==> flow/design.v <==
`timescale 1ns / 1ps 
`timescale 1ns / 1ps
 `timescale 1ns / 1ps 
module muldiv#(parameter XLEN = 32)
(
    input                   clk_i,
    input                   rst_i,
    input  [XLEN-1 : 0]     a_i,
    input  [XLEN-1 : 0]     b_i,
    input                   req_i,
    input  [ 2 : 0]         operation_sel_i,
    output reg [XLEN-1 : 0] muldiv_result_o,
    output reg              ready_o
);
function [XLEN-1 : 0] abs;
    input [XLEN-1 : 0] num;
    abs = num[XLEN-1] ? -num : num;
endfunction
wire operation_mul, operation_mulh, operation_mulhsu, operation_mulhu,
     operation_div, operation_divu, operation_rem, operation_remu;
assign operation_mul = (operation_sel_i == 3'b000);
assign operation_mulh = (operation_sel_i == 3'b001);
assign operation_mulhsu = (operation_sel_i == 3'b010);
assign operation_mulhu = (operation_sel_i == 3'b011);
assign operation_div = (operation_sel_i == 3'b100);
assign operation_divu = (operation_sel_i == 3'b101);
assign operation_rem = (operation_sel_i == 3'b110);
assign operation_remu = (operation_sel_i == 3'b111);
wire is_divider, is_a_zero, is_b_zero,
     is_a_neg, is_b_neg, signed_adjust, mul_overflow;
assign is_divider = operation_sel_i[2];
assign is_a_zero = (a_i == 32'b0);
assign is_b_zero = (b_i == 32'b0);
assign is_a_neg  = a_i[31] & (operation_mulh | operation_mulhsu | operation_div | operation_rem);
assign is_b_neg  = b_i[31] & (operation_mulh | operation_div | operation_rem);
assign signed_adjust = is_a_neg ^ is_b_neg;
assign mul_overflow   = (is_a_neg & (a_i[30: 0] == 31'b0));
wire [XLEN-1 : 0] op_a, op_b;
assign op_a = ( | is_a_neg)? abs(a_i) : a_i;
assign op_b = ( | is_b_neg)? abs(b_i) : b_i;
wire              is_calc_done;
reg  [XLEN-1 : 0] reg32;
reg  [XLEN*2 : 0] result;        
reg  [ 5 : 0]     cnt;
reg  [XLEN-1 : 0]   op_a_r, op_b_r;
reg  [XLEN*2-1 : 0] fast_result, mul0, mul1;
reg  [ 1 : 0]       fast_mul_counter;
assign is_calc_done = !(operation_mul | operation_mulh | operation_mulhsu |
                        operation_mulhu)? ~|cnt : & fast_mul_counter;
wire [XLEN-1 : 0] mull, mulh, quotient, remainder;
assign mull = result[31 : 0];
assign mulh = result[63 : 32];
assign quotient = result[31 : 0];
assign remainder = result[64 : 33];
localparam S_IDLE        = 3'b000,
           S_CALC        = 3'b001,
           S_SIGN_ADJUST = 3'b010,
           S_DONE        = 3'b011,
           S_STALL       = 3'b100;
reg [2 : 0] S, S_nxt;
always @(posedge clk_i)
begin
    if (rst_i)
        S <= S_IDLE;
    else
        S <= S_nxt;
end
always @(*)
begin
    case (S)
        S_IDLE:
            S_nxt = (req_i)? (is_a_zero | is_b_zero)? S_DONE : S_CALC : S_IDLE;
        S_CALC:
            S_nxt = (is_calc_done)? S_SIGN_ADJUST : S_CALC;
        S_SIGN_ADJUST:
            S_nxt = S_DONE;
        S_DONE:
            S_nxt = S_IDLE;
        default:
            S_nxt = S_IDLE;
    endcase
end
wire mul_add = result[0];
wire div_sub = (result[63: 32] >= reg32);
wire [32 : 0] adder_opa, adder_opb;
assign adder_opa = is_divider ? -reg32 : reg32;
assign adder_opb = result[63: 32];
wire [32 : 0] adder_tmp = adder_opa + adder_opb;
wire [64 : 0] result_tmp = {adder_tmp, result[31: 0]};
always @(posedge clk_i)
begin
    if (rst_i || ((S == S_IDLE) & req_i)) begin
        fast_result <= 32'b0;
        fast_mul_counter <= 2'b0; 
    end
    else begin
        op_a_r <= op_a;
        op_b_r <= op_b;
        mul0 <= op_a_r * op_b_r;
        mul1 <= mul0;
        fast_result <= mul1;
        fast_mul_counter <= (& fast_mul_counter)? fast_mul_counter : fast_mul_counter + 1;
    end
end
always @(posedge clk_i)
begin
    if ( (S == S_IDLE) & req_i)
    begin
        if (is_divider)
        begin                        
            if (is_b_zero)
            begin                    
                result[64: 33] <= a_i;
                result[32]  <= 1'b0;
                result[31: 0] <= {32{1'b1}};
            end
            else
            begin
                cnt <= 'd32;
                reg32 <= op_b;
                result <= {1'b0, 32'b0, op_a};   
            end
        end
        else
        begin                        
            if (is_a_zero | is_b_zero)
            begin
                result <= 65'b0;
            end
            else
            begin
                cnt <= 'd31;
                reg32 <= op_a;
                result <= {1'b0, 32'b0, op_b};   
            end
        end
    end
    else if (S == S_CALC)
    begin
        cnt <= cnt - 'd1;
        if (is_divider)
        begin
            result <= (div_sub)? {result_tmp[63 : 0], 1'b1} : {result[63 : 0], 1'b0};
        end
        else
        begin
            result <= (mul_add)? {1'b0, result_tmp[64 : 1]} : {1'b0, result[64 : 1]};
        end
    end
    else if (S == S_SIGN_ADJUST)
    begin
        if (is_divider)
        begin
            result[64: 33] <= (is_a_neg)? -remainder : remainder;
            result[31: 0] <= (signed_adjust)? -quotient : quotient;
        end
        else
        begin
            result <= (operation_mulh | operation_mulhu)? (signed_adjust)? -fast_result : fast_result
                    : (operation_mulhsu)? (is_a_neg)? -fast_result : fast_result : fast_result;
        end
    end
end
always @(posedge clk_i)
begin
    if (S == S_DONE || S == S_STALL)
        ready_o <= 1;
    else
        ready_o <= 0;
end
always @(posedge clk_i)
begin
    if (S == S_DONE)
        muldiv_result_o <= ( {32{operation_mul}} & mull)
                      | ( {32{operation_mulh | operation_mulhsu | operation_mulhu}} & mulh)
                      | ( {32{operation_div | operation_divu}} & quotient)
                      | ( {32{operation_rem | operation_remu}} & remainder)
                      ;
    else
        muldiv_result_o <= muldiv_result_o;
end
endmodule
# Reports on muldiv
# Each step is given for the RTL above and for the edited RTL.
# Lines under "before" count in the file above, lines under "after" in the edited file.
# "diff" is "after" less "before", of the values as shown; "change_rel_pct" is that difference over "before", in percent.
# Operators carry their Yosys type and port widths (W data, S select, Z words).
# Not given: n/a
[setup] top_module="muldiv" clk_port="clk_i" lib="sky130hd" pvt_corner="tt_025C_1v80"

# The edit
# Unified diff, file above to edited file.
# A script made this edit; it was not meant as an optimisation.
# begin of diff
@@ -44,5 +44,5 @@
 reg  [ 5 : 0]     cnt;
 reg  [XLEN-1 : 0]   op_a_r, op_b_r;
-reg  [XLEN*2-1 : 0] fast_result, mul0, mul1;
+reg  [XLEN*2 : 0] fast_result, mul0, mul1;
 reg  [ 1 : 0]       fast_mul_counter;
 assign is_calc_done = !(operation_mul | operation_mulh | operation_mulhsu |
# end of diff

# After elaboration
# Yosys after proc, flatten, opt, wreduce and memory -nomap, before mapping. Memory bits, and registers merged into a memory's read port (data or address), are not among the register bits. Print and check cells are not counted. Equal cells are merged and count once.
[word_totals] element="reg_bits" before=397 after=400 diff=3 change_rel_pct=0.76
[word_totals] element="wordCells" before=130 after=130 diff=0 change_rel_pct=0.00
[classes] element="mux" before=46 after=46 diff=0 change_rel_pct=0.00
[classes] element="multipliers" before=1 after=1 diff=0 change_rel_pct=0.00
[classes] element="eq_ne" before=18 after=18 diff=0 change_rel_pct=0.00
[classes] element="n_cmp" before=1 after=1 diff=0 change_rel_pct=0.00
[classes] element="addsub" before=9 after=9 diff=0 change_rel_pct=0.00
[classes] element="n_logic" before=24 after=24 diff=0 change_rel_pct=0.00
[classes] element="n_reduce_logical" before=17 after=17 diff=0 change_rel_pct=0.00
[op_table] cell="$neg A64 Y65" before=1 after=0 diff=-1 change_rel_pct=-100.00
[op_table] cell="$neg A65 Y65" before=0 after=1 diff=1
# Unchanged operator kinds not shown: 36.

# Logic depth
# Depth = most cells in a row (Yosys ltp): at word level without a register or memory, in the mapped netlist without a sequential cell, where the memories' decode and read muxes count.
[logic_depth] element="ltp_word" before=12 after=12 diff=0 change_rel_pct=0.00
[logic_depth] element="abc_area" before="0" after="0"
[logic_depth] element="depth_mapped" before=30 after=30 diff=0 change_rel_pct=0.00
[logic_depth] element="depth_no_buf" before=28 after=28 diff=0 change_rel_pct=0.00

# Mapped cells and area
# Yosys stat after the flow's synthesis: flattened, memories mapped to cells. It holds for the ABC_AREA given above (unset counts as 0); a run with the other value may have another netlist.
[mapped] element="buffers" before=366 after=352 diff=-14 change_rel_pct=-3.83
[mapped] element="mapped_area_um2" before=56359.1 after=56290.2 diff=-68.9 change_rel_pct=-0.12
[mapped] element="ffs" before=398 after=398 diff=0 change_rel_pct=0.00
[mapped] element="stdcells" before=6006 after=5939 diff=-67 change_rel_pct=-1.12
[mapped] element="seq_area_um2" before=11230.8 after=11230.8 diff=0.0 change_rel_pct=0.00
[types] cell_type="sky130_fd_sc_hd__nand2_1" before=680 after=631 diff=-49 change_rel_pct=-7.21
[types] cell_type="sky130_fd_sc_hd__nor2_1" before=238 after=201 diff=-37 change_rel_pct=-15.55
[types] cell_type="sky130_fd_sc_hd__mux2_2" before=15 after=34 diff=19 change_rel_pct=126.67
[types] cell_type="sky130_fd_sc_hd__nand3_1" before=49 after=33 diff=-16 change_rel_pct=-32.65
[types] cell_type="sky130_fd_sc_hd__a211oi_1" before=31 after=44 diff=13 change_rel_pct=41.94
[types] cell_type="sky130_fd_sc_hd__inv_1" before=960 after=970 diff=10 change_rel_pct=1.04
[types] cell_type="sky130_fd_sc_hd__a21o_1" before=59 after=50 diff=-9 change_rel_pct=-15.25
[types] cell_type="sky130_fd_sc_hd__or3_1" before=15 after=24 diff=9 change_rel_pct=60.00
[types] cell_type="sky130_fd_sc_hd__or2_2" before=2 after=10 diff=8 change_rel_pct=400.00
[types] cell_type="sky130_fd_sc_hd__clkbuf_1" before=337 after=330 diff=-7 change_rel_pct=-2.08
[types] cell_type="sky130_fd_sc_hd__o21ai_0" before=187 after=180 diff=-7 change_rel_pct=-3.74
[types] cell_type="sky130_fd_sc_hd__nor4_1" before=29 after=36 diff=7 change_rel_pct=24.14
[types] cell_type="sky130_fd_sc_hd__o211ai_1" before=25 after=18 diff=-7 change_rel_pct=-28.00
[types] cell_type="sky130_fd_sc_hd__buf_1" before=22 after=17 diff=-5 change_rel_pct=-22.73
[types] cell_type="sky130_fd_sc_hd__a22oi_1" before=20 after=15 diff=-5 change_rel_pct=-25.00
[types] cell_type="sky130_fd_sc_hd__nor2b_1" before=18 after=23 diff=5 change_rel_pct=27.78
[types] cell_type="sky130_fd_sc_hd__or4_1" before=17 after=22 diff=5 change_rel_pct=29.41
[types] cell_type="sky130_fd_sc_hd__a221oi_1" before=15 after=10 diff=-5 change_rel_pct=-33.33
# Unchanged cell types not shown: 11.
# The list need not be complete.

# Timing after synthesis
# OpenSTA on the mapped netlist: ideal clock, no wires. The path of least setup slack (recovery checks aside). Input and output delay are each 20% of the period. Register names are those of the netlist, which keeps one name where synthesis merged equal registers.
[synth_path] element="kind" before="input to register" after="input to register"
[synth_path] element="startpoint" before="input port req_i" after="input port req_i"
[synth_path] element="endpoint" before="register mul0[0]" after="register mul0[0]"
[synth_path] element="t_first_pin_ns" before=1.700 after=1.700 diff=0.000 change_rel_pct=0.00
[synth_path] element="path_slack_ns" before=0.473 after=0.416 diff=-0.057
[synth_path] element="driving_pins" before=4 after=4 diff=0 change_rel_pct=0.00
[synth_path] element="clock_period_ns" before=8.5 after=8.5 diff=0.0 change_rel_pct=0.00
[synth_path] element="setup_time_ns" before=0.628 after=0.628 diff=0.000
[synth_path] element="delay_ns" before=6.326 after=6.384 diff=0.058 change_rel_pct=0.92
[synth_path] element="path_buffers" before=2 after=2 diff=0 change_rel_pct=0.00
[synth_path] element="in_delay_ns" before=1.700 after=1.700 diff=0.000 change_rel_pct=0.00
[synth_path] element="t_arrival_ns" before=7.398 after=7.456 diff=0.058 change_rel_pct=0.78
[synth_path] element="synth_period_reached_ns" before=8.027 after=8.084 diff=0.057 change_rel_pct=0.71
# "delay_ns" is the arrival time less input delay plus setup time.
# "driving_pins": output pins that drive a net of the path, with the launching flip-flop's if there is one; two outputs of one cell count as two.
# "synth_period_reached_ns" = period - worst setup slack (recovery checks aside). The figure is calculated, with input and output delays left at 20% of the set period.
# Between the ends stands the longest chain of elaborated cells between them, by number of cells; it is not shown to be the way that was timed. Of several equally long chains one is given.
# Each line given opens the expression or statement behind the cell; cells for indexed reads and writes are added by Yosys, which also makes memories of some case tables.
[synth_via_before] path_cell_list="sky130_fd_sc_hd__and2_1 > sky130_fd_sc_hd__clkbuf_1 > sky130_fd_sc_hd__nor2_1 > sky130_fd_sc_hd__clkbuf_1" elab_chain_len=2 cone_cells=2 cone_classes="logic (1); reduce/logical (1)"
[synth_rtl_before] element="start, declared" line_no=10 text="input                   req_i,"
[synth_rtl_before] element="$and A1 B1 Y1" line_no=92 text="if (rst_i || ((S == S_IDLE) & req_i)) begin"
[synth_rtl_before] element="$logic_or A1 B1 Y1" line_no=92
[synth_rtl_before] element="end, assigned" line_no=99 text="mul0 <= op_a_r * op_b_r;"
[synth_rtl_before] element="end, declared" line_no=46 text="reg  [XLEN*2-1 : 0] fast_result, mul0, mul1;"
[synth_via_after] path_cell_list="sky130_fd_sc_hd__and2_1 > sky130_fd_sc_hd__clkbuf_1 > sky130_fd_sc_hd__nor2_1 > sky130_fd_sc_hd__clkbuf_1" elab_chain_len=2 cone_cells=2 cone_classes="logic (1); reduce/logical (1)"
[synth_rtl_after] element="start, declared" line_no=10 text="input                   req_i,"
[synth_rtl_after] element="$and A1 B1 Y1" line_no=92 text="if (rst_i || ((S == S_IDLE) & req_i)) begin"
[synth_rtl_after] element="$logic_or A1 B1 Y1" line_no=92
[synth_rtl_after] element="end, assigned" line_no=99 text="mul0 <= op_a_r * op_b_r;"
[synth_rtl_after] element="end, declared" line_no=46 text="reg  [XLEN*2 : 0] fast_result, mul0, mul1;"

# Worst path after layout
# Path of least setup slack in the final report of the runs of pair A (OpenROAD, finished layout, wires in). Where an end is a register, its clock arrival counts in the times.
[layout_path] element="kind" before="register to register" after="register to register"
[layout_path] element="startpoint" before="register op_a_r[11]" after="register op_a_r[11]"
[layout_path] element="endpoint" before="register mul0[63]" after="register mul0[63]"
[layout_path] element="setup_time_ns" before=0.25 after=0.25 diff=0.00
[layout_path] element="path_slack_ns" before=0.32 after=0.27 diff=-0.05
[layout_path] element="clock_period_ns" before=8.33 after=8.33 diff=0.00 change_rel_pct=0.00
[layout_path] element="path_buffers" before=3 after=3 diff=0 change_rel_pct=0.00
[layout_path] element="t_arrival_ns" before=8.36 after=8.40 diff=0.04 change_rel_pct=0.48
[layout_path] element="driving_pins" before=27 after=26 diff=-1 change_rel_pct=-3.70
[layout_path] element="t_first_pin_ns" before=0.59 after=0.61 diff=0.02 change_rel_pct=3.39
# Between the ends stands the longest chain of elaborated cells between them, by number of cells; it is not shown to be the way that was timed. Of several equally long chains one is given.
[layout_via_before] path_cell_list="sky130_fd_sc_hd__edfxtp_1 > sky130_fd_sc_hd__buf_4 > sky130_fd_sc_hd__buf_4 > sky130_fd_sc_hd__nand2_1 > sky130_fd_sc_hd__fa_1 > sky130_fd_sc_hd__inv_1 > sky130_fd_sc_hd__fa_1 > sky130_fd_sc_hd__fa_1 > sky130_fd_sc_hd__fa_1 > sky130_fd_sc_hd__fa_1 > sky130_fd_sc_hd__fa_1 > sky130_fd_sc_hd__fa_1 > sky130_fd_sc_hd__inv_1 > sky130_fd_sc_hd__fa_1 > sky130_fd_sc_hd__inv_1 > sky130_fd_sc_hd__ha_1 > sky130_fd_sc_hd__buf_4 > sky130_fd_sc_hd__nand2_1 > sky130_fd_sc_hd__o21ai_0 > sky130_fd_sc_hd__a21oi_1 > sky130_fd_sc_hd__o2111a_1 > sky130_fd_sc_hd__o21a_1 > sky130_fd_sc_hd__o21ai_1 > sky130_fd_sc_hd__a311o_1 > sky130_fd_sc_hd__a31oi_2 > sky130_fd_sc_hd__o21ai_1 > sky130_fd_sc_hd__xnor2_1" elab_chain_len=1 cone_cells=1 lines_between=1 cone_classes="mul (1)"
[layout_rtl_before] element="start, declared" line_no=45 text="reg  [XLEN-1 : 0]   op_a_r, op_b_r;"
[layout_rtl_before] element="start, assigned" line_no=97 text="op_a_r <= op_a;"
[layout_rtl_before] element="$mul A32 B32 Y64" line_no=99 text="mul0 <= op_a_r * op_b_r;"
[layout_rtl_before] element="end, assigned" line_no=99
[layout_rtl_before] element="end, declared" line_no=46 text="reg  [XLEN*2-1 : 0] fast_result, mul0, mul1;"
[layout_via_after] path_cell_list="sky130_fd_sc_hd__edfxtp_1 > sky130_fd_sc_hd__buf_4 > sky130_fd_sc_hd__buf_4 > sky130_fd_sc_hd__and2_1 > sky130_fd_sc_hd__fa_1 > sky130_fd_sc_hd__inv_1 > sky130_fd_sc_hd__fa_1 > sky130_fd_sc_hd__inv_1 > sky130_fd_sc_hd__fa_1 > sky130_fd_sc_hd__fa_1 > sky130_fd_sc_hd__fa_1 > sky130_fd_sc_hd__fa_1 > sky130_fd_sc_hd__fa_1 > sky130_fd_sc_hd__inv_1 > sky130_fd_sc_hd__fa_1 > sky130_fd_sc_hd__inv_1 > sky130_fd_sc_hd__ha_1 > sky130_fd_sc_hd__buf_4 > sky130_fd_sc_hd__nand4_1 > sky130_fd_sc_hd__a2111oi_2 > sky130_fd_sc_hd__or3_4 > sky130_fd_sc_hd__a31o_2 > sky130_fd_sc_hd__o211ai_1 > sky130_fd_sc_hd__a21oi_1 > sky130_fd_sc_hd__a211oi_1 > sky130_fd_sc_hd__xnor2_1" elab_chain_len=1 cone_cells=1 lines_between=1 cone_classes="mul (1)"
[layout_rtl_after] element="start, declared" line_no=45 text="reg  [XLEN-1 : 0]   op_a_r, op_b_r;"
[layout_rtl_after] element="start, assigned" line_no=97 text="op_a_r <= op_a;"
[layout_rtl_after] element="$mul A32 B32 Y64" line_no=99 text="mul0 <= op_a_r * op_b_r;"
[layout_rtl_after] element="end, assigned" line_no=99
[layout_rtl_after] element="end, declared" line_no=46 text="reg  [XLEN*2 : 0] fast_result, mul0, mul1;"

# Flow runs
# Both versions went through the flow (Yosys, OpenROAD) with the same settings in each pair. Constraints: input delay and output delay 20% of the set period each, output load 0.01 pF.
[flow_settings_pair_A] CORE_UTILIZATION=40 PLACE_DENSITY=0.6 period_ns=8.33 CAP_MARGIN=20 CORE_MARGIN=2 SLEW_MARGIN=20
[measured_pair_A] element="final_util_pct" before=44.2 after=44.1 diff=-0.1
[measured_pair_A] element="setup_worst_slack_ns" before=0.317 after=0.271 diff=-0.046
[measured_pair_A] element="finalCellArea_um2" before=61729.2 after=61504.0 diff=-225.2 change_rel_pct=-0.36
[measured_pair_A] element="achieved_clock_period_ns" before=8.013 after=8.059 diff=0.046 change_rel_pct=0.57
[measured_pair_A] element="final_die_area_um2" before=143918.0 after=143743.0 diff=-175.0 change_rel_pct=-0.12
[measured_pair_A] element="post_synth_area_um2" before=56359.1 after=56290.2 diff=-68.9 change_rel_pct=-0.12
[measured_pair_A] element="timing.setup.tns_ns" before=0.000 after=0.000 diff=0.000
[measured_pair_A] element="timing.hold.ws_ns" before=0.402 after=0.391 diff=-0.011
[flow_settings_pair_B] CAP_MARGIN=10 CELL_PAD_IN_SITES_GLOBAL_PLACEMENT=2 CORE_MARGIN=3 CORE_UTILIZATION=42 CTS_CLUSTER_SIZE=93 PLACE_DENSITY=0.78 SETUP_SLACK_MARGIN=1.18 SLEW_MARGIN=20 TNS_END_PERCENT=70 period_ns=5.83
[measured_pair_B] element="final_util_pct" before=50.9 after=50.7 diff=-0.2
[measured_pair_B] element="setup_worst_slack_ns" before=-1.756 after=-1.718 diff=0.038
[measured_pair_B] element="finalCellArea_um2" before=67274.5 after=67013.0 diff=-261.5 change_rel_pct=-0.39
[measured_pair_B] element="achieved_clock_period_ns" before=7.586 after=7.548 diff=-0.038 change_rel_pct=-0.50
[measured_pair_B] element="final_die_area_um2" before=138618.0 after=138455.0 diff=-163.0 change_rel_pct=-0.12
[measured_pair_B] element="post_synth_area_um2" before=56359.1 after=56290.2 diff=-68.9 change_rel_pct=-0.12
[measured_pair_B] element="timing.setup.tns_ns" before=-65.093 after=-60.225 diff=4.868
[measured_pair_B] element="timing.hold.ws_ns" before=0.412 after=0.398 diff=-0.014
# "achieved_clock_period_ns" = clock period - worst setup slack. The figure is calculated, with input and output delays left at 20% of the set period.
